==> flow/design.v <==
`timescale 1ns / 1ps
module PC(input clk,input rst, 
	input [31:0]jump_address,
	input[31:0] alu_ou_result,
	input [31:0]alu_result,
	input [1:0]pc_source,
	input zero,
	input pcwrite ,
	input pcwrite_cond,
	output reg [31:0] pc_out
    );
	 wire pc_in;
	 assign pc_in=pcwrite||(zero&&pcwrite_cond);
	always@(posedge clk or posedge rst)begin
		if(rst)begin
			pc_out<=0;
		end
		else begin
			if(pc_in)begin
				case(pc_source)
					2'b00:pc_out<=pc_out+1;
					2'b01:pc_out<=alu_ou_result;
					2'b10:pc_out<=jump_address;
					default:pc_out<=alu_result;
				endcase
			end
		end
	end
endmodule
`timescale 1ns / 1ps
module Instruction_reg(input [31:0]instruction,
input IRwrite,
input clk,
input rst,
output reg[5:0]opcode,
output reg[5:0]func,
output reg[31:0]jump_address,
output reg[4:0]rs,
output reg[4:0]rt,
output reg[4:0]rd,
output reg[31:0]signextend
    );
always@(posedge clk or posedge rst)begin
	if(rst)begin
		opcode<=0;
		rs<=0;
		rt<=0;
		rd<=0;
		func<=0;
		jump_address<=0;
		signextend<=0;
	end	
	else begin
		if(IRwrite)begin
			opcode<=instruction[31:26];
			rs<=instruction[25:21];
			rt<=instruction[20:16];
			rd<=instruction[15:11];
			func<=instruction[5:0];
			jump_address<={16'b0, instruction[15:0]};
			signextend<= {{16{instruction[15]}}, instruction[15:0]};
		end	
	end 
end
endmodule
`timescale 1ns / 1ps
module memory_data_register(input [31:0]data_in,
	input clk,input rst,
	output reg [31:0]mdr_result
    );
	always@(posedge clk or posedge rst)begin
		if(rst)begin
			mdr_result<=0;
		end
		else
			mdr_result<=data_in;
	end
endmodule
`timescale 1ns / 1ps
module controlunit (
    input clk,
    input rst,
    input [5:0] opcode,
    output PCWrite,
    output IorD,
    output MemWrite,
    output IRWrite,
    output ALUSrcA,
    output [1:0] ALUSrcB,
    output [1:0] ALUOp,
    output MemtoReg,
    output RegWrite,
    output RegDst,
    output PCWriteCond,
    output MemRead,
    output [1:0] PCSource,
    output Branch
    );
  reg PCWrite_reg, IorD_reg, MemWrite_reg, IRWrite_reg, ALUSrcA_reg, MemtoReg_reg, RegWrite_reg, RegDst_reg, PCWriteCond_reg, MemRead_reg, Branch_reg;
  reg [1:0] PCSource_reg;
  reg [1:0] ALUSrcB_reg;
  reg [1:0] ALUOp_reg;
    reg [3:0] next_state, current_state;
    parameter IDLE = 4'b0000, FETCH = 4'b0001, DECODE = 4'b0010, RTYP1 = 4'b0011, RTYP2 = 4'b0100, LW = 4'b0101,
    LW1 = 4'b0110, LW2 = 4'b0111, SW = 4'b1000, SW1 = 4'b1001, BEQ = 4'b1010, JUMP = 4'b1011;
    always@(posedge clk or posedge rst)
    begin 
        if(rst)
            current_state <= IDLE;
        else
            current_state <= next_state;
    end
    always@(current_state or opcode) begin
        case(current_state)
            IDLE: next_state = FETCH;
            FETCH: next_state= DECODE;
            DECODE: 
                case(opcode)
                    6'b000000: next_state = RTYP1;
                    6'b100011: next_state = LW;
                    6'b101011: next_state = SW;
                    6'b000100: next_state = BEQ;
                    6'b001000: next_state = JUMP;
                    default: next_state = IDLE;
                endcase
            RTYP1: next_state = RTYP2;
            LW: next_state = LW1;
            LW1: next_state = LW2;
            SW: next_state = SW1;
            SW1: next_state = IDLE;
            LW2: next_state = IDLE;
            RTYP2: next_state = IDLE;
            BEQ: next_state = IDLE;
            JUMP: next_state = IDLE;
            default: next_state = IDLE;
        endcase
    end
    always@(current_state)
    begin
            PCWrite_reg = 0;
            IorD_reg = 0;
            MemWrite_reg = 0;
            IRWrite_reg = 0;
            ALUSrcA_reg = 0;
            ALUSrcB_reg = 0;
            ALUOp_reg = 0;
            MemtoReg_reg = 0;
            RegWrite_reg = 0;
            RegDst_reg = 0;
            PCWriteCond_reg = 0;
            MemRead_reg = 0;
            PCSource_reg = 0;
            Branch_reg = 0;
        case(current_state)
            FETCH: begin
                PCWrite_reg = 1;
                IRWrite_reg = 1;
                ALUSrcB_reg = 2'b01;
					 MemRead_reg=1;
            end
            DECODE: begin
                ALUSrcB_reg = 2'b11;
            end
            RTYP1: begin
                ALUSrcA_reg = 1;
                ALUOp_reg = 2'b10;
            end
            RTYP2: begin
                RegDst_reg = 1;
                RegWrite_reg = 1;
            end
            LW, SW: begin
                ALUSrcA_reg = 1;
                ALUSrcB_reg = 2'b10;
            end
            LW1: begin
                IorD_reg = 1;
                MemRead_reg = 1;
            end
            LW2: begin
                MemtoReg_reg = 1;
                RegWrite_reg = 1;
            end
            SW1: begin
                IorD_reg = 1;
                MemWrite_reg = 1;
            end
            BEQ: begin
                ALUSrcA_reg = 1;
                ALUOp_reg = 2'b01;
                PCSource_reg = 2'b01;
                PCWriteCond_reg = 1;
                Branch_reg = 1;
            end
            JUMP: begin
                PCSource_reg = 2'b10;
                PCWrite_reg = 1;
            end
        endcase
    end
    assign PCWrite = PCWrite_reg;
    assign IorD = IorD_reg;
    assign MemWrite = MemWrite_reg;
    assign IRWrite = IRWrite_reg;
    assign ALUSrcA = ALUSrcA_reg;
    assign ALUSrcB = ALUSrcB_reg;
    assign ALUOp = ALUOp_reg;
    assign MemtoReg = MemtoReg_reg;
    assign RegWrite = RegWrite_reg;
    assign RegDst = RegDst_reg;
    assign PCWriteCond = PCWriteCond_reg;
    assign MemRead = MemRead_reg;
    assign PCSource = PCSource_reg;
    assign Branch = Branch_reg;
endmodule
module Registers( input clk,input rst,
	input [4:0]rs,
	input [4:0]rt,
	input [4:0]rd,	
	input regdst,
	input regwrite,
	input memtoreg,
	input[31:0] alu_ou_result,
	input[31:0]mdr_result,
	output reg[31:0]rs_data,
	output reg[31:0]rt_data
    );
	reg [31:0] register [9:0];
	wire [4:0] wa = regdst ? rd : rt;
	always@(*)begin
		if(rst)begin
			rs_data=0;
			rt_data=0;
		end
		else begin
			rs_data=(rs<5'd10)?register[rs]:32'b0;
			rt_data=(rt<5'd10)?register[rt]:32'b0;
		end
	end
	always@(posedge clk)begin
		if(regwrite && wa<5'd10)begin
			if(memtoreg)begin
				register[wa]<=mdr_result;
			end
			else
				register[wa]<=alu_ou_result;
		end
	end
endmodule
module registerA(input clk,input rst, input [31:0]rs_data,
	output reg[31:0]A_out
    );
	always@(posedge clk or posedge rst)begin
		if(rst)
			A_out<=0;
		else
			A_out<=rs_data;
	end
endmodule
module registerB(input clk,input rst, input [31:0]rt_data,
	output reg[31:0]B_out
    );
	always@(posedge clk or posedge rst)begin
		if(rst)
			B_out<=0;
		else
			B_out<=rt_data;
	end
endmodule
module Alu_Control(input clk,input rst,
	input [5:0]func,
	input[1:0]alu_op,
	output reg[3:0] alu_control
    );
	always @(*) begin
    if (rst) begin
        alu_control = 4'b0000;
    end
    else begin
        case (alu_op)
            2'b10: case (func)
                6'b000000: alu_control = 4'b0010;
                6'b000001: alu_control = 4'b0110;
                6'b000010: alu_control = 4'b0000;
                default: alu_control = 4'b0010;
            endcase
            2'b01: alu_control = 4'b0110;
            2'b11: alu_control = 4'b0010;
            default: alu_control = 4'b0010;
        endcase
    end
end
endmodule
module ALU(alu_result,zero,clk,inputA,inputB,signextend,pc,alu_control,alu_src_A,alu_src_B);
  output reg [31:0] alu_result;
  output reg zero;
  input clk;
  input wire [31:0] inputA,inputB;
  input wire [31:0] signextend;
  input wire [31:0]pc;
  input wire [3:0] alu_control;
  input wire alu_src_A;
  input wire [1:0]alu_src_B;
 reg [31:0] input1,input2;
  always@(*)begin
	if(alu_src_A)
		input1=inputA;
	else
		input1=pc;
  end
  always@(*)begin
	case(alu_src_B)
		2'b00:input2=inputB;
		2'b01:input2=1;
		default:input2=signextend;
	endcase	
  end
  always @(*)
      begin
          case (alu_control)
          4'b0010: alu_result = input1 + input2; 
          4'b0110: alu_result = input1 - input2; 
          4'b0000: alu_result = input1 & input2; 
          4'b0001: alu_result = input1 | input2; 
          4'b1100: alu_result = ~(input1 | input2); 
          4'b1001: alu_result = input2 << input1 ; 
          default: alu_result = input1 + input2;
       endcase
      end
  always@(alu_result)       
    begin
      if(alu_result == 32'h0000_0000)
            zero = 1'b1;
        else
            zero = 1'b0;
    end
endmodule
`timescale 1ns / 1ps
module ALUreg(input[31:0]alu_result,
	input clk,input rst,
	output reg[31:0]alu_ou_result
    );
	always@(posedge clk or posedge rst)begin
		if(rst)
			alu_ou_result<=0;
		else
			alu_ou_result<=alu_result;
	end
endmodule
`timescale 1ns / 1ps
module Integration(input clk,
	 input rst,
	 output [31:0]mem_addr,
	 output [31:0]mem_wdata,
	 output mem_we,
	 input [31:0]mem_rdata
 );
 	wire [5:0]func;
	wire [31:0]signextend;
	wire [31:0]rs_data;
	wire [31:0]rt_data;
	 wire [31:0]mdr_result;
	 wire [31:0]A_out;
	  wire [31:0]B_out;
	  wire [31:0]alu_ou_result;
	   wire[3:0]alu_control;
	 wire zero;
	 wire [31:0]instruction;
	 wire [31:0]pc_out;
	 wire [31:0]jump_address;
	 wire [31:0]alu_result;
	 wire [5:0] opcode;
	 wire [4:0] rs;
	 wire [4:0] rt;
	 wire [4:0] rd;
	 wire PCWrite;
	 wire IorD;
	 wire MemWrite;
	 wire IRWrite;
	 wire ALUSrcA;
	 wire [1:0] ALUSrcB;
	 wire [1:0] ALUOp;
	 wire MemtoReg;
	 wire RegWrite;
	 wire RegDst;
	 wire PCWriteCond;
	 wire MemRead;
	 wire [1:0] PCSource;
	 wire Branch;
	assign instruction = mem_rdata;
	assign mem_addr = IorD ? alu_ou_result : pc_out;
	assign mem_wdata = B_out;
	assign mem_we = MemWrite;
PC pc (
    .clk(clk), 
    .rst(rst), 
    .jump_address(jump_address),
    .alu_ou_result(alu_ou_result),
    .alu_result(alu_result),
    .pc_source(PCSource), 
    .zero(zero),
    .pcwrite(PCWrite), 
    .pcwrite_cond(PCWriteCond),
    .pc_out(pc_out)
    );
	Instruction_reg IR (
    .instruction(instruction), 
    .IRwrite(IRWrite), 
    .clk(clk), 
    .rst(rst), 
    .opcode(opcode), 
    .func(func), 
    .jump_address(jump_address), 
    .rs(rs), 
    .rt(rt), 
    .rd(rd), 
    .signextend(signextend)
    );
	 memory_data_register mdr (
    .data_in(mem_rdata), 
    .clk(clk), 
    .rst(rst), 
    .mdr_result(mdr_result)
    );
	 controlunit control (
    .clk(clk), 
    .rst(rst), 
    .opcode(opcode), 
    .PCWrite(PCWrite), 
    .IorD(IorD), 
    .MemWrite(MemWrite), 
    .IRWrite(IRWrite), 
    .ALUSrcA(ALUSrcA), 
    .ALUSrcB(ALUSrcB), 
    .ALUOp(ALUOp), 
    .MemtoReg(MemtoReg), 
    .RegWrite(RegWrite), 
    .RegDst(RegDst), 
    .PCWriteCond(PCWriteCond), 
    .MemRead(MemRead), 
    .PCSource(PCSource), 
    .Branch(Branch)
    );
	Registers registermem (
    .clk(clk), 
    .rst(rst), 
    .rs(rs), 
    .rt(rt), 
    .rd(rd), 
    .regdst(RegDst), 
    .regwrite(RegWrite), 
    .memtoreg(MemtoReg), 
    .alu_ou_result(alu_ou_result), 
    .mdr_result(mdr_result), 
    .rs_data(rs_data), 
    .rt_data(rt_data)
    );
	 registerA Areg (
    .clk(clk), 
    .rst(rst), 
    .rs_data(rs_data), 
    .A_out(A_out)
    );
	 registerB Breg (
    .clk(clk), 
    .rst(rst), 
    .rt_data(rt_data), 
    .B_out(B_out)
    );
	Alu_Control alu_cont(
    .clk(clk), 
    .rst(rst), 
    .func(func), 
    .alu_op(ALUOp), 
    .alu_control(alu_control)
    );
	ALU alu (
    .alu_result(alu_result), 
    .zero(zero), 
	 .clk(clk),
    .inputA(A_out), 
    .inputB(B_out), 
    .signextend(signextend), 
    .pc(pc_out), 
    .alu_control(alu_control), 
    .alu_src_A(ALUSrcA), 
    .alu_src_B(ALUSrcB)
    );
	 ALUreg alureg (
    .alu_result(alu_result), 
    .clk(clk), 
    .rst(rst), 
    .alu_ou_result(alu_ou_result)
    );
endmodule
# --- Reports on Integration ---
# The steps from the RTL of Integration to its reports follow in flow order.
# Lines are those of the file above, counted from 1.
# Cell names lack the library's common part.
inputs:
  top_module: "Integration"
  clock: "clk"
  cell_library: "sky130hd"
  lib_corner: "tt_025C_1v80"

# --- Word-level counts ---
# Counts by Yosys on the flattened word-level netlist (proc, flatten, opt, wreduce; memories kept). Register bits leave out memories and registers merged into their read ports (data or address); mux counts leave out enables and synchronous resets folded into registers. Print and check cells are left out.
# Memory sizes are those after Yosys's memory passes, which may raise the word count (mostly to a power of two), join words into wider ones and drop unused or constant bits.
word_totals:
  regBits: 223
  ramBits: 320
  n_memories: 2
  word_cells: 81
  input_bits: 34
  mem_bits_ro: 272
op_classes:
  bitwise: 4
  mux: 25
  n_shift: 1
  eq_ne: 21
  n_cmp: 3
  addsub: 3
  reduce_logical: 9
memory_table:
  columns: ["memory", "size", "word_bits", "rd", "wr", "line", "rtl"]
  rows:
  - ["registermem.register", 10, 32, 2, 1, 228, "reg [31:0] register [9:0];"]
  - ["(no name shown)", 16, 17, 1, 0, 154, "case(current_state)"]
ops:
  columns: ["cell", "n"]
  rows:
  - ["32-bit two-way mux", 11]
  - ["32-bit case mux with 5-bit select", 1]
  - ["32-bit case mux with 3-bit select", 1]
  - ["32-bit case mux with 2-bit select", 1]
  - ["32-bit by 1-bit adder with 32-bit output with constant B", 1]
  - ["32-bit adder", 1]
  - ["32-bit subtractor", 1]
  - ["32-bit bitwise AND", 1]
  - ["32-bit bitwise OR", 1]
  - ["32-bit by 32-bit << shifter with 32-bit output", 1]
  - ["32-bit NOT", 1]
  - ["32-bit zero test", 1]
  - ["4-bit case mux with 7-bit select", 1]
  - ["4-bit case mux with 5-bit select", 1]
  - ["5-bit by 4-bit less-than comparator with 1-bit output with constant B", 3]
  - ["4-bit by 3-bit equality test with 1-bit output with constant B", 3]
  - ["4-bit equality test with constant B", 3]
  - ["6-bit equality test with constant B", 2]
  - ["4-bit by 1-bit equality test with 1-bit output with constant B", 2]
  - ["4-bit by 2-bit equality test with 1-bit output with constant B", 2]
  - ["4-bit zero test", 2]
  - ["4-bit case mux with 2-bit select", 1]
  - ["2-bit by 1-bit equality test with 1-bit output with constant B", 3]
  - ["6-bit by 1-bit equality test with 1-bit output with constant B", 1]
  - ["6-bit by 2-bit equality test with 1-bit output with constant B", 1]
  - ["6-bit by 3-bit equality test with 1-bit output with constant B", 1]
  - ["6-bit by 4-bit equality test with 1-bit output with constant B", 1]
  - ["6-bit zero test", 1]
# Other operator kinds: 9; their cells: 16.

# --- Logic depth ---
# Longest topological path by Yosys (ltp), each cell counted once; first at word level (registers and memories cut), then after technology mapping (sequential cells cut; the memories' decode and read muxes count).
logic_depth:
  word_depth: 10
  abc_area: 0
  mapped_depth: 31

# --- Mapped cells and area ---
# Yosys stat after the flow's synthesis: flattened, memories mapped to cells. It holds for the ABC_AREA given above (unset counts as 0); a run with the other value may have another netlist.
types:
  columns: ["type", "n", "type_area_um2"]
  rows:
  - ["edfxtp_1", 320, 9.61E+03]
  - ["dfrtp_1", 196, 4.9E+03]
  - ["mux4_2", 128, 2.88E+03]
  - ["mux2_2", 102, 1.15E+03]
  - ["a211oi_1", 137, 1.03E+03]
  - ["mux2i_1", 100, 1000.96]
  - ["o21ai_0", 118, 590.566]
  - ["a21oi_1", 101, 505.485]
  - ["ha_1", 38, 475.456]
  - ["nand2_1", 125, 469.2]
  - ["nor2b_1", 75, 469.2]
  - ["nor2_1", 97, 364.099]
  - ["clkbuf_1", 91, 341.578]
  - ["xnor2_1", 32, 280.269]
  - ["xor2_1", 21, 183.926]
  - ["inv_1", 45, 168.912]
  - ["nor3_1", 32, 160.154]
  - ["o22ai_1", 24, 150.144]
# Not listed: further types 68, cells in them 368.
synth_totals:
  yosys_area_um2: 27400.0
  sequential_area_um2: 14513.9
  ff_cells: 516
  stdcells: 2150
  buf_cells: 143
# The figures by module come from a second, unflattened synthesis with its own total; it is not the netlist above.
unflattened:
  cells_unflattened: 2686
  hier_area_um2: 31483.9
# Rows give one instance, submodules left out.
by_module:
  columns: ["module", "mod_area_um2", "n_cells", "n_inst", "mod_seq_area_um2"]
  rows:
  - ["Registers", 15322.2, 919, 1, 9609.2]
  - ["ALU", 7151.9, 1060, 1, 0.0]
  - ["PC", 2880.3, 334, 1, 800.8]
  - ["Instruction_reg", 1795.5, 129, 1, 800.8]
  - ["ALUreg", 804.5, 33, 1, 800.8]
  - ["memory_data_register", 804.5, 33, 1, 800.8]
  - ["registerA", 804.5, 33, 1, 800.8]
  - ["registerB", 804.5, 33, 1, 800.8]
  - ["Integration", 544.3, 36, 1, 0.0]
  - ["controlunit", 464.2, 60, 1, 100.1]
  - ["Alu_Control", 107.6, 16, 1, 0.0]

# --- Worst setup path after synthesis ---
# Path of least setup slack by OpenSTA after synthesis, without wires, with an ideal clock, recovery checks aside; 20% of the period is set as input and as output delay. Where synthesis merged equal registers, the netlist keeps one of their names.
synth_path:
  path_kind: "input -> register"
  from: "input port rst"
  to: "register pc.pc_out[11]"
  path_buffers: 2
  period_ns: 8.0
  setup_slack_ns: -2.195
  t_first_pin_ns: 1.600
  delay_ns: 8.595
  arrival_time_ns: 10.052
  path_stages: 17
  setup_ns: 0.143
  period_less_setup_slack_ns: 10.195
# "delay_ns" is the arrival time less input delay plus setup time.
# "path_stages" counts driving pins, that of a launching flip-flop among them; a cell with two outputs on the path counts twice.
# "period_less_setup_slack_ns" is the clock period less the worst setup slack; recovery checks do not enter. This is arithmetic on one report: input and output delays are still those of the set period (20% each).
# Between the ends stands the longest chain of elaborated cells between them, by number of cells; it is not shown to be the way that was timed. Of several equally long chains one is given.
# Each line given opens the expression or statement behind the cell; cells for indexed reads and writes are added by Yosys, which also makes memories of some case tables.
# A register here has more assigning lines than the two given.
synth_via:
  path_cell_list: "inv_1 > nand2_1 > clkbuf_1 > a21oi_1 > ha_1 > nor2b_1 > o31a_1 > o2111a_1 > or4_1 > a32o_1 > or4_1 > nor3b_1 > and4_1 > nand4_1 > nor2_1 > buf_4 > o32ai_1"
  elab_chain_len: 7
synth_lines:
  columns: ["element", "line", "rtl"]
  rows:
  - ["start: declaration", 352, "input rst,"]
  - ["4-bit two-way mux", 276, "if (rst) begin"]
  - ["4-bit equality test", 320, "case (alu_control)"]
  - ["32-bit case mux with 5-bit select", 320, null]
  - ["32-bit zero test", 332, "if(alu_result == 32'h0000_0000)"]
  - ["1-bit two-way mux", 332, null]
  - ["1-bit logical AND", 13, "assign pc_in=pcwrite||(zero&&pcwrite_cond);"]
  - ["1-bit logical OR", 13, null]
  - ["end: assignment", 21, "2'b00:pc_out<=pc_out+1;"]
  - ["end: assignment", 22, "2'b01:pc_out<=alu_ou_result;"]
  - ["end: declaration", 10, "output reg [31:0] pc_out"]
# Nets of the timed path that keep an RTL name, with a line that drives or declares them; the list need not be complete.
synth_nets:
  columns: ["signal", "line"]
  rows:
  - ["alu.alu_result[13]", 320]

# --- Timing after layout ---
# Path of least setup slack in the final report of job 1 (OpenROAD, finished layout, wires in). Where an end is a register, its clock arrival counts in the times.
layout_path:
  path_kind: "register -> register"
  from: "register control.current_state[0]"
  to: "register pc.pc_out[9]"
  arrival_time_ns: 8.03
  path_stages: 28
  path_buffers: 2
  setup_ns: 0.08
  period_ns: 8.0
  setup_slack_ns: 0.49
  t_first_pin_ns: 0.60
# Between the ends stands the longest chain of elaborated cells between them, by number of cells; it is not shown to be the way that was timed. Of several equally long chains one is given.
# The chain passes a memory read, where the word-level depth is cut; so it can be longer than that depth.
# A register here has more assigning lines than the two given.
layout_via:
  path_cell_list: "dfrtp_1 > inv_1 > ha_2 > nor3_1 > o31a_2 > a22oi_2 > ha_1 > o2111ai_1 > nor3b_1 > buf_4 > o21ai_0 > nand2b_1 > nor3_1 > o21ai_0 > o21ai_0 > a221oi_1 > ha_1 > a21oi_1 > o21ai_0 > a211o_1 > a21oi_1 > o2111ai_1 > and3_1 > a2111oi_4 > o2111ai_2 > o21ai_4 > buf_4 > mux2i_1"
  elab_chain_len: 10
layout_lines:
  columns: ["element", "line", "rtl"]
  rows:
  - ["start: declaration", 103, "reg [3:0] next_state, current_state;"]
  - ["start: assignment", 109, "current_state <= IDLE;"]
  - ["start: assignment", 111, "current_state <= next_state;"]
  - ["memory 16 x 17 bit", 154, "case(current_state)"]
  - ["2-bit by 1-bit equality test with 1-bit output", 312, "case(alu_src_B)"]
  - ["32-bit case mux with 2-bit select", 312, null]
  - ["32-bit bitwise OR", 325, "4'b1100: alu_result = ~(input1 | input2);"]
  - ["32-bit NOT", 325, null]
  - ["32-bit case mux with 5-bit select", 320, "case (alu_control)"]
  - ["32-bit zero test", 332, "if(alu_result == 32'h0000_0000)"]
  - ["1-bit two-way mux", 332, null]
  - ["1-bit logical AND", 13, "assign pc_in=pcwrite||(zero&&pcwrite_cond);"]
  - ["1-bit logical OR", 13, null]
  - ["end: assignment", 21, "2'b00:pc_out<=pc_out+1;"]
  - ["end: assignment", 22, "2'b01:pc_out<=alu_ou_result;"]
  - ["end: declaration", 10, "output reg [31:0] pc_out"]

# Settings and measured results of 4 stored flow runs for module Integration (sky130hd), not sorted in any way. The constraints put input and output delay at 20% of the set period each and load the outputs with 0.01 pF.
# "achievedPeriod_ns" is the run's clock period less its worst setup slack. It is reckoned from that one timing run; input and output delays stay at 20% of the period that was set.
# "worst_path_allowed_less_slack_ns": the worst setup path's part of the clock period (all of it between registers, 20% less for each end at a port) less its slack. A launch clock that arrives late makes it longer, a capture clock that arrives late makes it shorter.
runs:
  - name: "job 1"
    settings:
      CAP_MARGIN: 35
      CORE_MARGIN: 9
      CORE_UTILIZATION: 40
      HOLD_SLACK_MARGIN: 0.19
      SLEW_MARGIN: 25
      TNS_END_PERCENT: 85
      period_ns: 8.0
    results:
      synth_area_um2: 27400.0
      die_area_um2: 78246.1
      layout_utilization_pct: 46.4
      timing.setup.ws_ns: 0.495
      final_setup_tns_ns: 0.000
      achievedPeriod_ns: 7.505
      worst_path_allowed_less_slack_ns: 7.51
      worst_setup_path_type: "register -> register"
  - name: "job 2"
    settings:
      CORE_UTILIZATION: 40
      period_ns: 5.24
      CAP_MARGIN: 20
      CORE_MARGIN: 2
      SLEW_MARGIN: 20
    results:
      synth_area_um2: 27400.0
      die_area_um2: 70609.8
      layout_utilization_pct: 51.5
      timing.setup.ws_ns: -0.423
      final_setup_tns_ns: -10.225
      achievedPeriod_ns: 5.663
      worst_path_allowed_less_slack_ns: 5.66
      worst_setup_path_type: "register -> register"
  - name: "job 3"
    settings:
      CELL_PAD_IN_SITES_GLOBAL_PLACEMENT: 1
      GPL_TIMING_DRIVEN: 0
      TNS_END_PERCENT: 95
      period_ns: 8.0
      CAP_MARGIN: 20
      CORE_MARGIN: 2
      CORE_UTILIZATION: 40
      SLEW_MARGIN: 20
    results:
      synth_area_um2: 27400.0
      die_area_um2: 70609.8
      layout_utilization_pct: 47.3
      timing.setup.ws_ns: 0.473
      final_setup_tns_ns: 0.000
      achievedPeriod_ns: 7.527
      worst_path_allowed_less_slack_ns: 7.53
      worst_setup_path_type: "register -> register"
  - name: "job 4"
    settings:
      CAP_MARGIN: 5
      CORE_MARGIN: 9
      CORE_UTILIZATION: 63
      GPL_ROUTABILITY_DRIVEN: 0
      HOLD_SLACK_MARGIN: -0.07
      MAX_ROUTING_LAYER: "met4"
      PLACE_DENSITY_LB_ADDON: 0.21
      SETUP_SLACK_MARGIN: -0.01
      SLEW_MARGIN: 25
      TNS_END_PERCENT: 85
      period_ns: 9.35
    results:
      synth_area_um2: 27400.0
      die_area_um2: 51322.6
      layout_utilization_pct: 72.5
      timing.setup.ws_ns: 1.438
      final_setup_tns_ns: 0.000
      achievedPeriod_ns: 7.912
      worst_path_allowed_less_slack_ns: 7.91
      worst_setup_path_type: "register -> register"
